==> flow/design.v <==
`timescale 1ns/1ps
module RxD (
    input  wire       clk,
    input  wire       rx,        
    input  wire       rst,       
    output reg [7:0]  data,
    output reg        data_valid
);
    parameter CLK_FREQ = 100_000_000;            
    parameter BAUD     = 115200;
    localparam integer BAUD_TICKS = 868;         
    localparam integer HALF_BAUD  = 434;         
    reg [15:0] counter;                          
    reg [3:0]  bit_index;                        
    reg [9:0]  shift_reg;       
    reg [9:0]  next_shift;                      
    reg        receiving;                
    reg rx_ff1, rx_ff2; 
    wire rx_sync;
    always @(posedge clk) begin
        if (rst) begin
            rx_ff1 <= 1'b1;
            rx_ff2 <= 1'b1;
        end else begin
            rx_ff1 <= rx;
            rx_ff2 <= rx_ff1;
        end
    end
    assign rx_sync = rx_ff2;
    always @(posedge clk) begin
        if (rst) begin                           
            receiving  <= 1'b0;
            counter    <= 0;
            bit_index  <= 0;
            shift_reg  <= 10'b1111111111;
            data       <= 8'h00;
            data_valid <= 1'b0;
        end else begin
            data_valid <= 1'b0;                  
            if (!receiving) begin                
                if (rx_sync == 1'b0) begin
                    receiving <= 1'b1;           
                    counter   <= HALF_BAUD;      
                    bit_index <= 0;              
                end
            end else begin                       
                if (counter == BAUD_TICKS - 1) begin     
                    counter <= 0;                
                    next_shift = {rx_sync, shift_reg[9:1]};
                    shift_reg <= next_shift;
                    if (bit_index == 9) begin    
                        receiving  <= 1'b0;
                        data       <= next_shift[8:1];       
                        data_valid <= 1'b1;                  
                    end
                    bit_index <= bit_index + 1;      
                end else begin
                    counter <= counter + 1;          
                end
            end
        end
    end
endmodule
module TxD (
    input wire clk,
    input wire [7:0] data,
    input wire send,
    input wire rst,
    output reg tx,
    output reg busy
);
    parameter CLK_FREQ = 100000000;  
    parameter BAUD     = 115200;
    localparam integer BAUD_TICKS = 868;
    reg [15:0] counter;
    reg [3:0]  bit_index;
    reg [9:0]  shift_reg;
    always @(posedge clk) begin
        if (rst) begin
            busy      <= 1'b0;                 
            tx        <= 1'b1;                 
            counter   <= 0;
            bit_index <= 0;
            shift_reg <= 10'b1111111111;
        end 
        else begin
            if (!busy) begin
                tx <= 1'b1;  
                if (send) begin
                    shift_reg <= {1'b1, data, 1'b0}; 
                    busy      <= 1'b1;
                    counter   <= 0;
                    bit_index <= 0;
                end
            end 
            else begin 
                if (counter == BAUD_TICKS - 1) begin
                    counter   <= 0;
                    tx        <= shift_reg[0];  
                    shift_reg <= {1'b1, shift_reg[9:1]};  
                    bit_index <= bit_index + 1;
                    if (bit_index == 9) begin
                        busy <= 1'b0; 
                    end
                end 
                else begin
                    counter <= counter + 1;
                end
            end
        end
    end
endmodule
module data_parser (
    input  wire        clk,
    input  wire        rst,
    input  wire [7:0]  data_in,              
    input  wire        data_valid,           
    output reg  [7:0]  CT_out,               
    output reg [15:0]  FSA_out,
    output reg [15:0]  LSA_out,
    output reg         start_frame,          
    output reg         frame_done,
    output reg         sample_valid,         
    output reg [15:0]  sample_value,         
    output reg [15:0]  sample_idx           
);
    localparam S_HDR1      = 4'd0;          
    localparam S_HDR2      = 4'd1;
    localparam S_CT        = 4'd2;
    localparam S_FSA_LO    = 4'd3;
    localparam S_FSA_HI    = 4'd4;
    localparam S_LSA_LO    = 4'd5;
    localparam S_LSA_HI    = 4'd6;
    localparam S_SAMPLE_LO = 4'd7;
    localparam S_SAMPLE_HI = 4'd8;
    reg [3:0] state;                         
    reg [7:0] sample_lo;                     
    reg [15:0] next_sample_idx;              
    reg [15:0] sample_value_buf;
    reg [15:0] sample_idx_buf;
    reg        sample_ready;          
    reg        frame_done_pending;    
    always @(posedge clk) begin
        if (rst) begin                       
            state            <= S_HDR1;
            CT_out           <= 8'd0;
            FSA_out          <= 16'd0;
            LSA_out          <= 16'd0;
            start_frame      <= 1'b0;
            sample_valid     <= 1'b0;
            sample_value     <= 16'd0;
            sample_idx       <= 16'd0;
            frame_done       <= 1'b0;
            sample_lo        <= 8'd0;
            next_sample_idx  <= 16'd0;
            sample_value_buf <= 16'd0;
            sample_idx_buf   <= 16'd0;
            sample_ready     <= 1'b0;
            frame_done_pending<=1'b0;
        end else begin                       
            start_frame  <= 1'b0;
            sample_valid <= 1'b0;
            frame_done   <= 1'b0;
            if (sample_ready) begin
                sample_valid <= 1'b1;
                sample_value <= sample_value_buf;
                sample_idx   <= sample_idx_buf;
                if (frame_done_pending) begin
                    frame_done <= 1'b1;
                end
                sample_ready      <= 1'b0;
                frame_done_pending<= 1'b0;
            end
            case (state)
                S_HDR1: if (data_valid && data_in == 8'h55) state <= S_HDR2;      
                S_HDR2: if (data_valid) begin                       
                    if (data_in == 8'hAA) state <= S_CT;
                    else if (data_in == 8'h55) state <= S_HDR2;      
                    else state <= S_HDR1;                            
                end
                S_CT: if (data_valid) begin              
                    CT_out <= data_in;
                    start_frame <= 1'b1;
                    state <= S_FSA_LO;
                end
                S_FSA_LO: if (data_valid) begin          
                    FSA_out[7:0] <= data_in;
                    state <= S_FSA_HI;
                end
                S_FSA_HI: if (data_valid) begin          
                    FSA_out[15:8] <= data_in;
                    state <= S_LSA_LO;
                end
                S_LSA_LO: if (data_valid) begin          
                    LSA_out[7:0] <= data_in;
                    state <= S_LSA_HI;
                end
                S_LSA_HI: if (data_valid) begin          
                    LSA_out[15:8] <= data_in;
                    next_sample_idx <= 16'd0;            
                    state <= S_SAMPLE_LO;
                end
                S_SAMPLE_LO: if (data_valid) begin       
                    sample_lo <= data_in;
                    state <= S_SAMPLE_HI;
                end
                S_SAMPLE_HI: if (data_valid) begin
                    sample_value_buf <= {data_in, sample_lo};        
                    sample_idx_buf   <= next_sample_idx;
                    sample_ready     <= 1'b1;
                    if (next_sample_idx + 1 == CT_out) begin         
                        frame_done_pending <= 1'b1;
                        next_sample_idx <= 16'd0;
                        state <= S_HDR1;
                    end else begin
                        next_sample_idx <= next_sample_idx + 1;      
                        state <= S_SAMPLE_LO;
                    end
                end
                default: state <= S_HDR1;                            
            endcase
        end
    end
endmodule
module sample_processor (
    input  wire        clk,
    input  wire        rst,
    input  wire        start_frame,
    input  wire        sample_valid,
    input  wire [15:0] sample_value,
    input  wire [15:0] sample_idx_in,
    output reg  [15:0] max_idx,
    output reg  [15:0] min_idx,
    output reg  [15:0] max_dist,
    output reg  [15:0] min_dist,
    output reg  [15:0] obs_alert
);
    wire [10:0] THRESH = 11'b10000000000;
    wire is_close = sample_value < THRESH;
    wire [15:0] mask = (sample_idx_in < 16) ? (16'h1 << sample_idx_in) : 16'h0;
    always @(posedge clk) begin
        if (rst) begin                       
            max_idx  <= 16'd0;
            min_idx  <= 16'd0;
            max_dist <= 16'd0;
            min_dist <= 16'hFFFF;
            obs_alert<= 16'd0;
        end else if (start_frame) begin
            max_idx  <= 16'd0;                       
            min_idx  <= 16'd0;
            max_dist <= 16'd0;
            min_dist <= 16'hFFFF;
            obs_alert<= 16'd0;
        end else if (sample_valid) begin
            if (sample_value > max_dist) begin       
                max_dist <= sample_value;
                max_idx  <= sample_idx_in;
            end
            if (sample_value < min_dist) begin
                min_dist <= sample_value;
                min_idx  <= sample_idx_in;
            end
            obs_alert <= obs_alert | (mask & {16{is_close}});
        end
    end
endmodule
module angle_calc_simple (
    input  wire        clk,
    input  wire        rst,         
    input  wire        start,       
    input  wire [15:0] FSA,
    input  wire [15:0] LSA,
    input  wire [7:0]  CT,         
    input  wire [15:0] max_idx, 
    input  wire [15:0] min_idx,
    output reg  [15:0] max_angle,
    output reg  [15:0] min_angle,
    output reg         done         
);
    function [4:0] ct_log2;
        input [7:0] in_ct;
        begin
            case (in_ct)
                8'd1:   ct_log2 = 5'd0;
                8'd2:   ct_log2 = 5'd1;
                8'd4:   ct_log2 = 5'd2;
                8'd8:   ct_log2 = 5'd3;
                8'd16:  ct_log2 = 5'd4;
                8'd32:  ct_log2 = 5'd5;
                8'd64:  ct_log2 = 5'd6;
                8'd128: ct_log2 = 5'd7;
                default: ct_log2 = 5'd0;
            endcase
        end
    endfunction
    reg [15:0] FSA_r, LSA_r;
    reg [7:0]  CT_r;
    reg [15:0] max_idx_r, min_idx_r;
    reg [31:0] span_r;    
    reg [4:0]  k_r;       
    reg        do_calc;   
    wire [31:0] delta_w;
    assign delta_w = (k_r == 5'd0) ? span_r : (span_r >> k_r);
    wire [47:0] prod_max_w = delta_w * max_idx_r;
    wire [47:0] prod_min_w = delta_w * min_idx_r;
    wire [47:0] sum_max_w = prod_max_w + {32'd0, FSA_r};
    wire [47:0] sum_min_w = prod_min_w + {32'd0, FSA_r};
    wire [47:0] sum_max_adj_w = (sum_max_w >= 48'd36000) ? (sum_max_w - 48'd36000) : sum_max_w;
    wire [47:0] sum_min_adj_w = (sum_min_w >= 48'd36000) ? (sum_min_w - 48'd36000) : sum_min_w;
    always @(posedge clk) begin
        if (rst) begin                                   
            FSA_r     <= 16'd0;
            LSA_r     <= 16'd0;
            CT_r      <= 8'd0;
            max_idx_r <= 16'd0;
            min_idx_r <= 16'd0;
            span_r    <= 32'd0;
            k_r       <= 5'd0;
            do_calc   <= 1'b0;
            max_angle <= 16'd0;
            min_angle <= 16'd0;
            done      <= 1'b0;
        end else begin
            done <= 1'b0;
            if (start) begin                             
                FSA_r     <= FSA;
                LSA_r     <= LSA;
                CT_r      <= CT;
                max_idx_r <= max_idx;
                min_idx_r <= min_idx;
                if (LSA >= FSA) span_r <= LSA - FSA;     
                else             span_r <= (LSA + 16'd36000) - FSA;
                k_r <= ct_log2(CT);
                do_calc <= 1'b1;
            end else if (do_calc) begin                  
                max_angle <= sum_max_adj_w[15:0];
                min_angle <= sum_min_adj_w[15:0];
                done <= 1'b1;
                do_calc <= 1'b0;
            end
        end
    end
endmodule
`timescale 1ns/1ps
module distance_process (
    input  wire        clk,
    input  wire        rst,
    input  wire [7:0]  data_in,
    input  wire        data_valid,
    output wire [15:0] max_idx,
    output wire [15:0] min_idx,
    output wire [15:0] max_dist,
    output wire [15:0] min_dist,
    output wire [15:0] obs_alert,
    output wire [15:0] max_angle,
    output wire [15:0] min_angle,
    output wire        angle_done
);
    wire [7:0]  CT_w;
    wire [15:0] FSA_w, LSA_w;
    wire        start_frame_w;
    wire        sample_valid_w;
    wire [15:0] sample_value_w;
    wire [15:0] sample_idx_w;
    wire        frame_done_w;
    data_parser u_parser (
        .clk(clk),
        .rst(rst),
        .data_in(data_in),
        .data_valid(data_valid),
        .CT_out(CT_w),
        .FSA_out(FSA_w),
        .LSA_out(LSA_w),
        .start_frame(start_frame_w),
        .sample_valid(sample_valid_w),
        .sample_value(sample_value_w),
        .sample_idx(sample_idx_w),
        .frame_done(frame_done_w)
    );
    sample_processor u_sp (
        .clk(clk),
        .rst(rst),
        .start_frame(start_frame_w),
        .sample_valid(sample_valid_w),
        .sample_value(sample_value_w),
        .sample_idx_in(sample_idx_w),
        .max_idx(max_idx),
        .min_idx(min_idx),
        .max_dist(max_dist),
        .min_dist(min_dist),
        .obs_alert(obs_alert)
    );
    reg frame_done_d;
    reg angle_start_pulse;
    always @(posedge clk) begin
        if (rst) begin
            frame_done_d <= 1'b0;                
            angle_start_pulse <= 1'b0;
        end else begin
            frame_done_d <= frame_done_w;        
            angle_start_pulse <= frame_done_d;
        end
    end
    angle_calc_simple u_angle (
        .clk(clk),
        .rst(rst),
        .start(angle_start_pulse),
        .FSA(FSA_w),
        .LSA(LSA_w),
        .CT(CT_w),
        .max_idx(max_idx),
        .min_idx(min_idx),
        .max_angle(max_angle),
        .min_angle(min_angle),
        .done(angle_done)
    );
endmodule
`timescale 1ns/1ps
module lidar_system_top (
    input  wire clk,
    input  wire rst,
    input  wire rx,      
    output wire tx,      
    output wire [15:0] dbg_max_idx,
    output wire [15:0] dbg_min_idx,
    output wire [15:0] dbg_max_dist,
    output wire [15:0] dbg_min_dist,
    output wire [15:0] dbg_obs_alert,
    output wire [15:0] dbg_max_angle,
    output wire [15:0] dbg_min_angle,
    output wire        dbg_angle_done
);
    wire [7:0] rx_data;
    wire       rx_valid;
    RxD u_rxd (
        .clk(clk),
        .rx(rx),
        .rst(rst),
        .data(rx_data),
        .data_valid(rx_valid)
    );
    wire [15:0] max_idx, min_idx, max_dist, min_dist, obs_alert;
    wire [15:0] max_angle, min_angle;
    wire        angle_done;
    distance_process u_dp (
        .clk(clk),
        .rst(rst),
        .data_in(rx_data),
        .data_valid(rx_valid),
        .max_idx(max_idx),
        .min_idx(min_idx),
        .max_dist(max_dist),
        .min_dist(min_dist),
        .obs_alert(obs_alert),
        .max_angle(max_angle),
        .min_angle(min_angle),
        .angle_done(angle_done)
    );
    reg [7:0] tx_data;               
    reg       tx_send;               
    wire      tx_busy;               
    reg [31:0] tx_packet;            
    TxD u_txd (
        .clk(clk),
        .rst(rst),
        .data(tx_data),
        .send(tx_send),
        .tx(tx),
        .busy(tx_busy)
    );
    localparam TX_IDLE  = 3'd0;  
    localparam TX_PREP  = 3'd1;  
    localparam TX_SEND  = 3'd2;  
    localparam TX_WAIT  = 3'd3;  
    reg [2:0] tx_state;     
    reg [1:0] byte_ptr;     
    reg [15:0] send_word;   
    reg angle_done_d;
    always @(posedge clk) begin
        if (rst) angle_done_d <= 1'b0;
        else     angle_done_d <= angle_done;
    end
    always @(posedge clk) begin
        if (rst) begin                           
            tx_state   <= TX_IDLE;
            tx_send    <= 1'b0;
            tx_data    <= 8'd0;
            tx_packet  <= 32'd0;
            byte_ptr   <= 2'd0;
        end else begin
            tx_send <= 1'b0;
            case (tx_state)
                TX_IDLE: begin
                    if (angle_done_d) begin
                        tx_packet <= { min_angle[15:8], min_angle[7:0], max_angle[15:8], max_angle[7:0] };
                        byte_ptr <= 2'd0;            
                        tx_state <= TX_PREP;         
                    end
                end
                TX_PREP: begin
                    case (byte_ptr)                 
                        2'd0: tx_data <= tx_packet[7:0];     
                        2'd1: tx_data <= tx_packet[15:8];    
                        2'd2: tx_data <= tx_packet[23:16];   
                        2'd3: tx_data <= tx_packet[31:24];   
                        default: tx_data <= 8'h00;
                    endcase
                    tx_state <= TX_SEND;
                end
                TX_SEND: begin
                    if (!tx_busy) begin          
                        tx_send <= 1'b1;
                        tx_state <= TX_WAIT;
                    end
                end
                TX_WAIT: begin                       
                    if (!tx_busy) begin
                        if (byte_ptr == 2'd3) begin  
                            byte_ptr <= 2'd0;
                            tx_state <= TX_IDLE;
                       end else begin                
                            byte_ptr <= byte_ptr + 1'b1;
                            tx_state <= TX_PREP;
                        end
                    end
                end
                default: tx_state <= TX_IDLE;        
            endcase
        end
    end
    assign dbg_max_idx   = max_idx;
    assign dbg_min_idx   = min_idx;
    assign dbg_max_dist  = max_dist;
    assign dbg_min_dist  = min_dist;
    assign dbg_obs_alert = obs_alert;
    assign dbg_max_angle = max_angle;
    assign dbg_min_angle = min_angle;
    assign dbg_angle_done = angle_done;
endmodule
* From RTL to reports: lidar_system_top
The steps from the RTL of lidar_system_top to its reports follow in flow order.
Lines are those of the file above, counted from 1.
Operators: Yosys type, input widths -> output width; for muxes data width and select width s.
A cell with n/a has no value.
- Top module :: lidar_system_top
- Clock port :: clk
- Standard-cell library :: sky130hd
- Timing corner :: tt_025C_1v80

* After elaboration
Yosys after proc, flatten, opt, wreduce and memory -nomap, before mapping. Memory bits, and registers merged into a memory's read port (data or address), are not among the register bits. Print and check cells are not counted. Equal cells are merged and count once.
- Flip-flop bits (word level) :: 459
- Bits of input ports :: 3
- Output and inout port bits :: 114
- Reductions and logical operators :: 35
- $add $sub $neg :: 13
- Multipliers :: 2
- Shift operators :: 2
- Equal/unequal tests :: 43
- Bitwise logic cells :: 10
- Muxes and demuxes :: 67
- Order comparisons :: 7
** Operators with widths (count)
- $mul 32x16->48 :: 2
- $mux 16 :: 12
- $add 48x16->48 :: 2
- $ge 48x16->1 const B :: 2
- $mux 32 :: 2
- $mux 4 :: 15
- $pmux 4 s9 :: 1
- $add 16x1->16 const B :: 2
- $eq 16x10->1 const B :: 2
- $sub 16x16->16 const B :: 2
- $shr 32x5->32 :: 1
- $eq 32x8->1 :: 1
- $pmux 16 s2 :: 1
- $pmux 8 s4 :: 1
- $mux 10 :: 3
- $ne 2x2->1 const B :: 14
- $reduce_and 2->1 :: 14
- $pmux 3 s7 :: 1
- $mux 1 :: 21
- $sub 17x16->18 :: 1
- $add 16x1->17 const B :: 1
- $sub 16x16->17 :: 1
- $add 16x16->17 const B :: 1
- $shl 1x16->16 const A :: 1
- $lt 16x11->1 const B :: 1
- $ge 16x16->1 :: 1
- $gt 16x16->1 :: 1
- $lt 16x16->1 :: 1
Not listed: further kinds 36, cells in them 71.

* Depth
Depth = most cells in a row (Yosys ltp): at word level without a register or memory, in the mapped netlist without a sequential cell, where the memories' decode and read muxes count.
- Depth after elaboration :: 6
- ABC_AREA :: 1
- Depth in mapped cells :: 47
- Mapped depth without buffers :: 45

* Netlist
The flow's flattened synthesis, as Yosys stat reports it; memories are mapped. The netlist is that of the ABC_AREA named above (0 if unset); the other value can give another one.
The area totals of this step are shown rounded.
- Flip-flops :: 446
- Buffer cells :: 246
- Sequential part of the area :: 8929 um^2
- Standard cells after synthesis :: 7261
- Mapped area :: 53410 um^2
** Cell types (count)
- sky130_fd_sc_hd__fa_1 :: 814
- sky130_fd_sc_hd__dfxtp_1 :: 446
- sky130_fd_sc_hd__nand2_1 :: 1652
- sky130_fd_sc_hd__inv_1 :: 1644
- sky130_fd_sc_hd__ha_1 :: 358
- sky130_fd_sc_hd__nor2_1 :: 792
- sky130_fd_sc_hd__o21ai_0 :: 337
- sky130_fd_sc_hd__a21oi_1 :: 320
- sky130_fd_sc_hd__nand3_1 :: 228
- sky130_fd_sc_hd__clkbuf_1 :: 221
- sky130_fd_sc_hd__xor2_1 :: 49
- sky130_fd_sc_hd__o22ai_1 :: 45
- sky130_fd_sc_hd__nand4_1 :: 41
- sky130_fd_sc_hd__nor3_1 :: 37
- sky130_fd_sc_hd__xnor2_1 :: 20
- sky130_fd_sc_hd__nand3b_1 :: 20
- sky130_fd_sc_hd__o211ai_1 :: 18
- sky130_fd_sc_hd__o21bai_1 :: 17
Not listed: further types 38, cells in them 202.

* Timing after synthesis
Source: OpenSTA report_checks on the synthesized netlist (no wires, ideal clock, input and output delay 20% of the period each), path of least setup slack; recovery checks are left aside. Register names are those of the netlist, which keeps one name where synthesis merged equal registers.
- Kind :: register to register
- Start :: register u_dp.u_angle.k_r[0]
- End :: register u_dp.u_angle.min_angle[9]
- Stages :: 42
- Period :: 10.0 ns
- Launch time at the first pin :: 0.000 ns
- Slack :: 2.673 ns
- Library setup time :: 0.109 ns
- Data arrival time :: 7.218 ns
- Buffers on the path :: 4
- Required time :: 9.891 ns
- Delay of the path :: 7.327 ns
- Period reached after synthesis :: 7.327 ns
"delay of the path" is the arrival time less input delay plus setup time.
"stages": output pins that drive a net of the path, with the launching flip-flop's if there is one; two outputs of one cell count as two.
"period reached after synthesis" = period - worst setup slack (recovery checks aside). The figure is calculated, with input and output delays left at 20% of the set period.
The rows between start and end are the longest chain of elaborated cells between them; the timing report does not say that the signal goes this way. Where chains are equally long, one stands for them.
Each line given opens the expression or statement behind the cell; cells for indexed reads and writes are added by Yosys, which also makes memories of some case tables.
- Path through :: sky130_fd_sc_hd__dfxtp_1 > sky130_fd_sc_hd__clkbuf_1 > sky130_fd_sc_hd__clkbuf_1 > sky130_fd_sc_hd__o21ai_0 > sky130_fd_sc_hd__nand2_1 > sky130_fd_sc_hd__o21ai_0 > sky130_fd_sc_hd__inv_1 > sky130_fd_sc_hd__nor2_1 > sky130_fd_sc_hd__a21oi_1 > sky130_fd_sc_hd__clkbuf_1 > sky130_fd_sc_hd__nand2_1 > sky130_fd_sc_hd__fa_1 > sky130_fd_sc_hd__inv_1 > sky130_fd_sc_hd__fa_1 > sky130_fd_sc_hd__fa_1 > sky130_fd_sc_hd__inv_1 > sky130_fd_sc_hd__fa_1 > sky130_fd_sc_hd__inv_1 > (+6 left out) > sky130_fd_sc_hd__inv_1 > sky130_fd_sc_hd__nand2_1 > sky130_fd_sc_hd__nand2_1 > sky130_fd_sc_hd__inv_2 > sky130_fd_sc_hd__nand3_1 > sky130_fd_sc_hd__xnor2_1 > sky130_fd_sc_hd__nand2_1 > sky130_fd_sc_hd__nor2_1 > sky130_fd_sc_hd__nand2_1 > sky130_fd_sc_hd__nand2_1 > sky130_fd_sc_hd__nand3_2 > sky130_fd_sc_hd__nor2_4 > sky130_fd_sc_hd__nand3_4 > sky130_fd_sc_hd__buf_6 > sky130_fd_sc_hd__nand2_1 > sky130_fd_sc_hd__o211ai_2 > sky130_fd_sc_hd__nand2_1 > sky130_fd_sc_hd__inv_1
- Cells in the longest elaborated chain :: 6
- Elaborated cells on any way between the ends :: 8
- RTL lines with such cells :: 4
- Classes of those cells :: add/sub: 2; mul: 1; compare: 1; shift: 1; mux: 2; reduce/logical: 1
** RTL lines, path post-synthesis
- from (decl) :: RTL line 300 : reg [4:0]  k_r;
- from (assign) :: RTL line 318 : k_r       <= 5'd0;
- from (assign) :: RTL line 333 : k_r <= ct_log2(CT);
- $shr 32x5->32 :: RTL line 303 : assign delta_w = (k_r == 5'd0) ? span_r : (span_r >> k_r);
- $mux 32 :: RTL line 303
- $mul 32x16->48 :: RTL line 305 : wire [47:0] prod_min_w = delta_w * min_idx_r;
- $add 48x16->48 :: RTL line 307 : wire [47:0] sum_min_w = prod_min_w + {32'd0, FSA_r};
- $sub 16x16->16 :: RTL line 309 : wire [47:0] sum_min_adj_w = (sum_min_w >= 48'd36000) ? (sum_min_w - 48'd36000) : sum_min_w;
- $mux 16 :: RTL line 309
- to (assign) :: RTL line 321 : min_angle <= 16'd0;
- to (assign) :: RTL line 337 : min_angle <= sum_min_adj_w[15:0];
- to (decl) :: RTL line 277 : output reg  [15:0] min_angle,

* Worst path after layout
From the final timing report of flow run 1: the path of least setup slack in the routed layout; clock arrival at registers is part of the times.
- Kind :: register to register
- Start :: register u_dp.u_angle.k_r[0]
- End :: register u_dp.u_angle.min_angle[13]
- Slack :: -0.70 ns
- Data arrival time :: 8.12 ns
- Library setup time :: 0.10 ns
- Period :: 6.92 ns
- Required time :: 7.42 ns
- Buffers on the path :: 5
- Stages :: 39
- Launch time at the first pin :: 0.62 ns
The rows between start and end are the longest chain of elaborated cells between them; the timing report does not say that the signal goes this way. Where chains are equally long, one stands for them.
- Path through :: sky130_fd_sc_hd__dfxtp_2 > sky130_fd_sc_hd__buf_12 > sky130_fd_sc_hd__clkbuf_16 > sky130_fd_sc_hd__mux2i_4 > sky130_fd_sc_hd__o21ai_2 > sky130_fd_sc_hd__nand2_2 > sky130_fd_sc_hd__nand2_4 > sky130_fd_sc_hd__buf_12 > sky130_fd_sc_hd__clkinvlp_4 > sky130_fd_sc_hd__buf_12 > sky130_fd_sc_hd__nor2_1 > sky130_fd_sc_hd__fa_1 > sky130_fd_sc_hd__fa_1 > sky130_fd_sc_hd__fa_1 > sky130_fd_sc_hd__fa_1 > sky130_fd_sc_hd__fa_1 > sky130_fd_sc_hd__inv_1 > sky130_fd_sc_hd__fa_1 > (+3 left out) > sky130_fd_sc_hd__nand2_1 > sky130_fd_sc_hd__nor2_1 > sky130_fd_sc_hd__nand2_2 > sky130_fd_sc_hd__inv_1 > sky130_fd_sc_hd__nand2_2 > sky130_fd_sc_hd__nand3_2 > sky130_fd_sc_hd__nand2_1 > sky130_fd_sc_hd__nand2_1 > sky130_fd_sc_hd__nand2_1 > sky130_fd_sc_hd__nor2_2 > sky130_fd_sc_hd__nand3_4 > sky130_fd_sc_hd__nor2_4 > sky130_fd_sc_hd__nand3_4 > sky130_fd_sc_hd__clkbuf_16 > sky130_fd_sc_hd__nand2_4 > sky130_fd_sc_hd__o211ai_2 > sky130_fd_sc_hd__nand2_1 > sky130_fd_sc_hd__inv_1
- Cells in the longest elaborated chain :: 6
- Elaborated cells on any way between the ends :: 8
- RTL lines with such cells :: 4
- Classes of those cells :: add/sub: 2; mul: 1; compare: 1; shift: 1; mux: 2; reduce/logical: 1
** RTL lines, path after layout
- from (decl) :: RTL line 300 : reg [4:0]  k_r;
- from (assign) :: RTL line 318 : k_r       <= 5'd0;
- from (assign) :: RTL line 333 : k_r <= ct_log2(CT);
- $shr 32x5->32 :: RTL line 303 : assign delta_w = (k_r == 5'd0) ? span_r : (span_r >> k_r);
- $mux 32 :: RTL line 303
- $mul 32x16->48 :: RTL line 305 : wire [47:0] prod_min_w = delta_w * min_idx_r;
- $add 48x16->48 :: RTL line 307 : wire [47:0] sum_min_w = prod_min_w + {32'd0, FSA_r};
- $sub 16x16->16 :: RTL line 309 : wire [47:0] sum_min_adj_w = (sum_min_w >= 48'd36000) ? (sum_min_w - 48'd36000) : sum_min_w;
- $mux 16 :: RTL line 309
- to (assign) :: RTL line 321 : min_angle <= 16'd0;
- to (assign) :: RTL line 337 : min_angle <= sum_min_adj_w[15:0];
- to (decl) :: RTL line 277 : output reg  [15:0] min_angle,

Data sheet: physical implementation of lidar_system_top

Top module lidar_system_top; platform sky130hd; tools Yosys and OpenROAD; 6 stored runs in no particular order. Input and output delays are each 20% of the period that was set; the output load is 0.01 pF.
"period achieved" = clock period - worst setup slack. The figure is calculated, with input and output delays left at 20% of the set period.
"time used up by the worst setup path": the worst setup path's part of the clock period (all of it between registers, 20% less for each end at a port) less its slack. A launch clock that arrives late makes it longer, a capture clock that arrives late makes it shorter.
By "power" is meant OpenSTA's value without simulated activity: inputs other than the clock are taken to toggle once in ten clock periods, and the tool carries that through the logic.
Results are given in rounded form.

** Flow run 1
- Settings :: ABC_AREA=1; CAP_MARGIN=20; CORE_ASPECT_RATIO=0.9; CORE_UTILIZATION=51; CTS_CLUSTER_DIAMETER=104; GPL_TIMING_DRIVEN=0; MAX_ROUTING_LAYER=met4; PLACE_DENSITY_LB_ADDON=0.02; SETUP_SLACK_MARGIN=1.81; TNS_END_PERCENT=90; period_ns=6.92; CORE_MARGIN=2; SLEW_MARGIN=20
- Chip area in the Yosys report :: 53,410 um^2
- Power :: 5.430 mW
- Time used up by the worst setup path :: 7.62 ns
- Class of the worst setup path :: register to register
- Post-route worst hold slack :: 0.414 ns
- Die footprint :: 107,300 um^2
- Area of the standard cells in the finished layout :: 63,990 um^2
- Period achieved :: 7.624 ns
- Worst slack on setup checks :: -0.704 ns
- Total negative setup slack :: -13.88 ns
- Utilization :: 0.617

** Flow run 2
- Settings :: ABC_AREA=0; CORE_ASPECT_RATIO=1.67; HOLD_SLACK_MARGIN=0.11; SLEW_MARGIN=5; TNS_END_PERCENT=30; period_ns=10.0; CAP_MARGIN=20; CORE_MARGIN=2; CORE_UTILIZATION=40
- Time used up by the worst setup path :: 9.44 ns
- Class of the worst setup path :: register to register
- Worst slack on setup checks :: 0.565 ns
- Period achieved :: 9.435 ns
- Total negative setup slack :: 0.000 ns
- Die footprint :: 135,700 um^2
- Area of the standard cells in the finished layout :: 57,470 um^2
- Utilization :: 0.436
- Chip area in the Yosys report :: 53,060 um^2
- Post-route worst hold slack :: 0.410 ns
- Power :: 3.409 mW

** Flow run 3
- Settings :: ABC_AREA=1; CELL_PAD_IN_SITES_DETAIL_PLACEMENT=2; CORE_ASPECT_RATIO=1.67; CTS_CLUSTER_DIAMETER=150; GPL_TIMING_DRIVEN=0; HOLD_SLACK_MARGIN=0.11; MIN_ROUTING_LAYER=met2; SLEW_MARGIN=0; TNS_END_PERCENT=90; period_ns=10.0; CAP_MARGIN=20; CORE_MARGIN=2; CORE_UTILIZATION=40
- Outcome :: did not finish, routing stopped with GRT-0116

** Flow run 4
- Settings :: CORE_UTILIZATION=40; PLACE_DENSITY=0.6; period_ns=10.0; CAP_MARGIN=20; CORE_MARGIN=2; SLEW_MARGIN=20
- Area of the standard cells in the finished layout :: 57,650 um^2
- Time used up by the worst setup path :: 9.43 ns
- Class of the worst setup path :: register to register
- Post-route worst hold slack :: 0.420 ns
- Power :: 3.495 mW
- Chip area in the Yosys report :: 53,060 um^2
- Period achieved :: 9.434 ns
- Die footprint :: 135,600 um^2
- Total negative setup slack :: 0.000 ns
- Worst slack on setup checks :: 0.566 ns
- Utilization :: 0.438

** Flow run 5
- Settings :: CELL_PAD_IN_SITES_GLOBAL_PLACEMENT=3; CORE_UTILIZATION=56; CTS_CLUSTER_DIAMETER=295; MAX_ROUTING_LAYER=met4; PLACE_DENSITY_LB_ADDON=0.18; SLEW_MARGIN=10; TNS_END_PERCENT=50; period_ns=5.53; CAP_MARGIN=20; CORE_MARGIN=2
- Outcome :: did not finish, placement stopped with FLW-0024

** Flow run 6
- Settings :: ABC_AREA=1; CELL_PAD_IN_SITES_DETAIL_PLACEMENT=1; CORE_ASPECT_RATIO=1.67; CTS_CLUSTER_DIAMETER=150; GPL_TIMING_DRIVEN=0; HOLD_SLACK_MARGIN=0.11; MIN_ROUTING_LAYER=met2; SETUP_SLACK_MARGIN=0.58; SLEW_MARGIN=0; TNS_END_PERCENT=90; period_ns=10.0; CAP_MARGIN=20; CORE_MARGIN=2; CORE_UTILIZATION=40
- Area of the standard cells in the finished layout :: 58,740 um^2
- Time used up by the worst setup path :: 9.30 ns
- Class of the worst setup path :: register to register
- Chip area in the Yosys report :: 53,410 um^2
- Die footprint :: 136,600 um^2
- Period achieved :: 9.296 ns
- Total negative setup slack :: 0.000 ns
- Worst slack on setup checks :: 0.704 ns
- Utilization :: 0.442
- Power :: 3.750 mW
- Post-route worst hold slack :: 0.406 ns
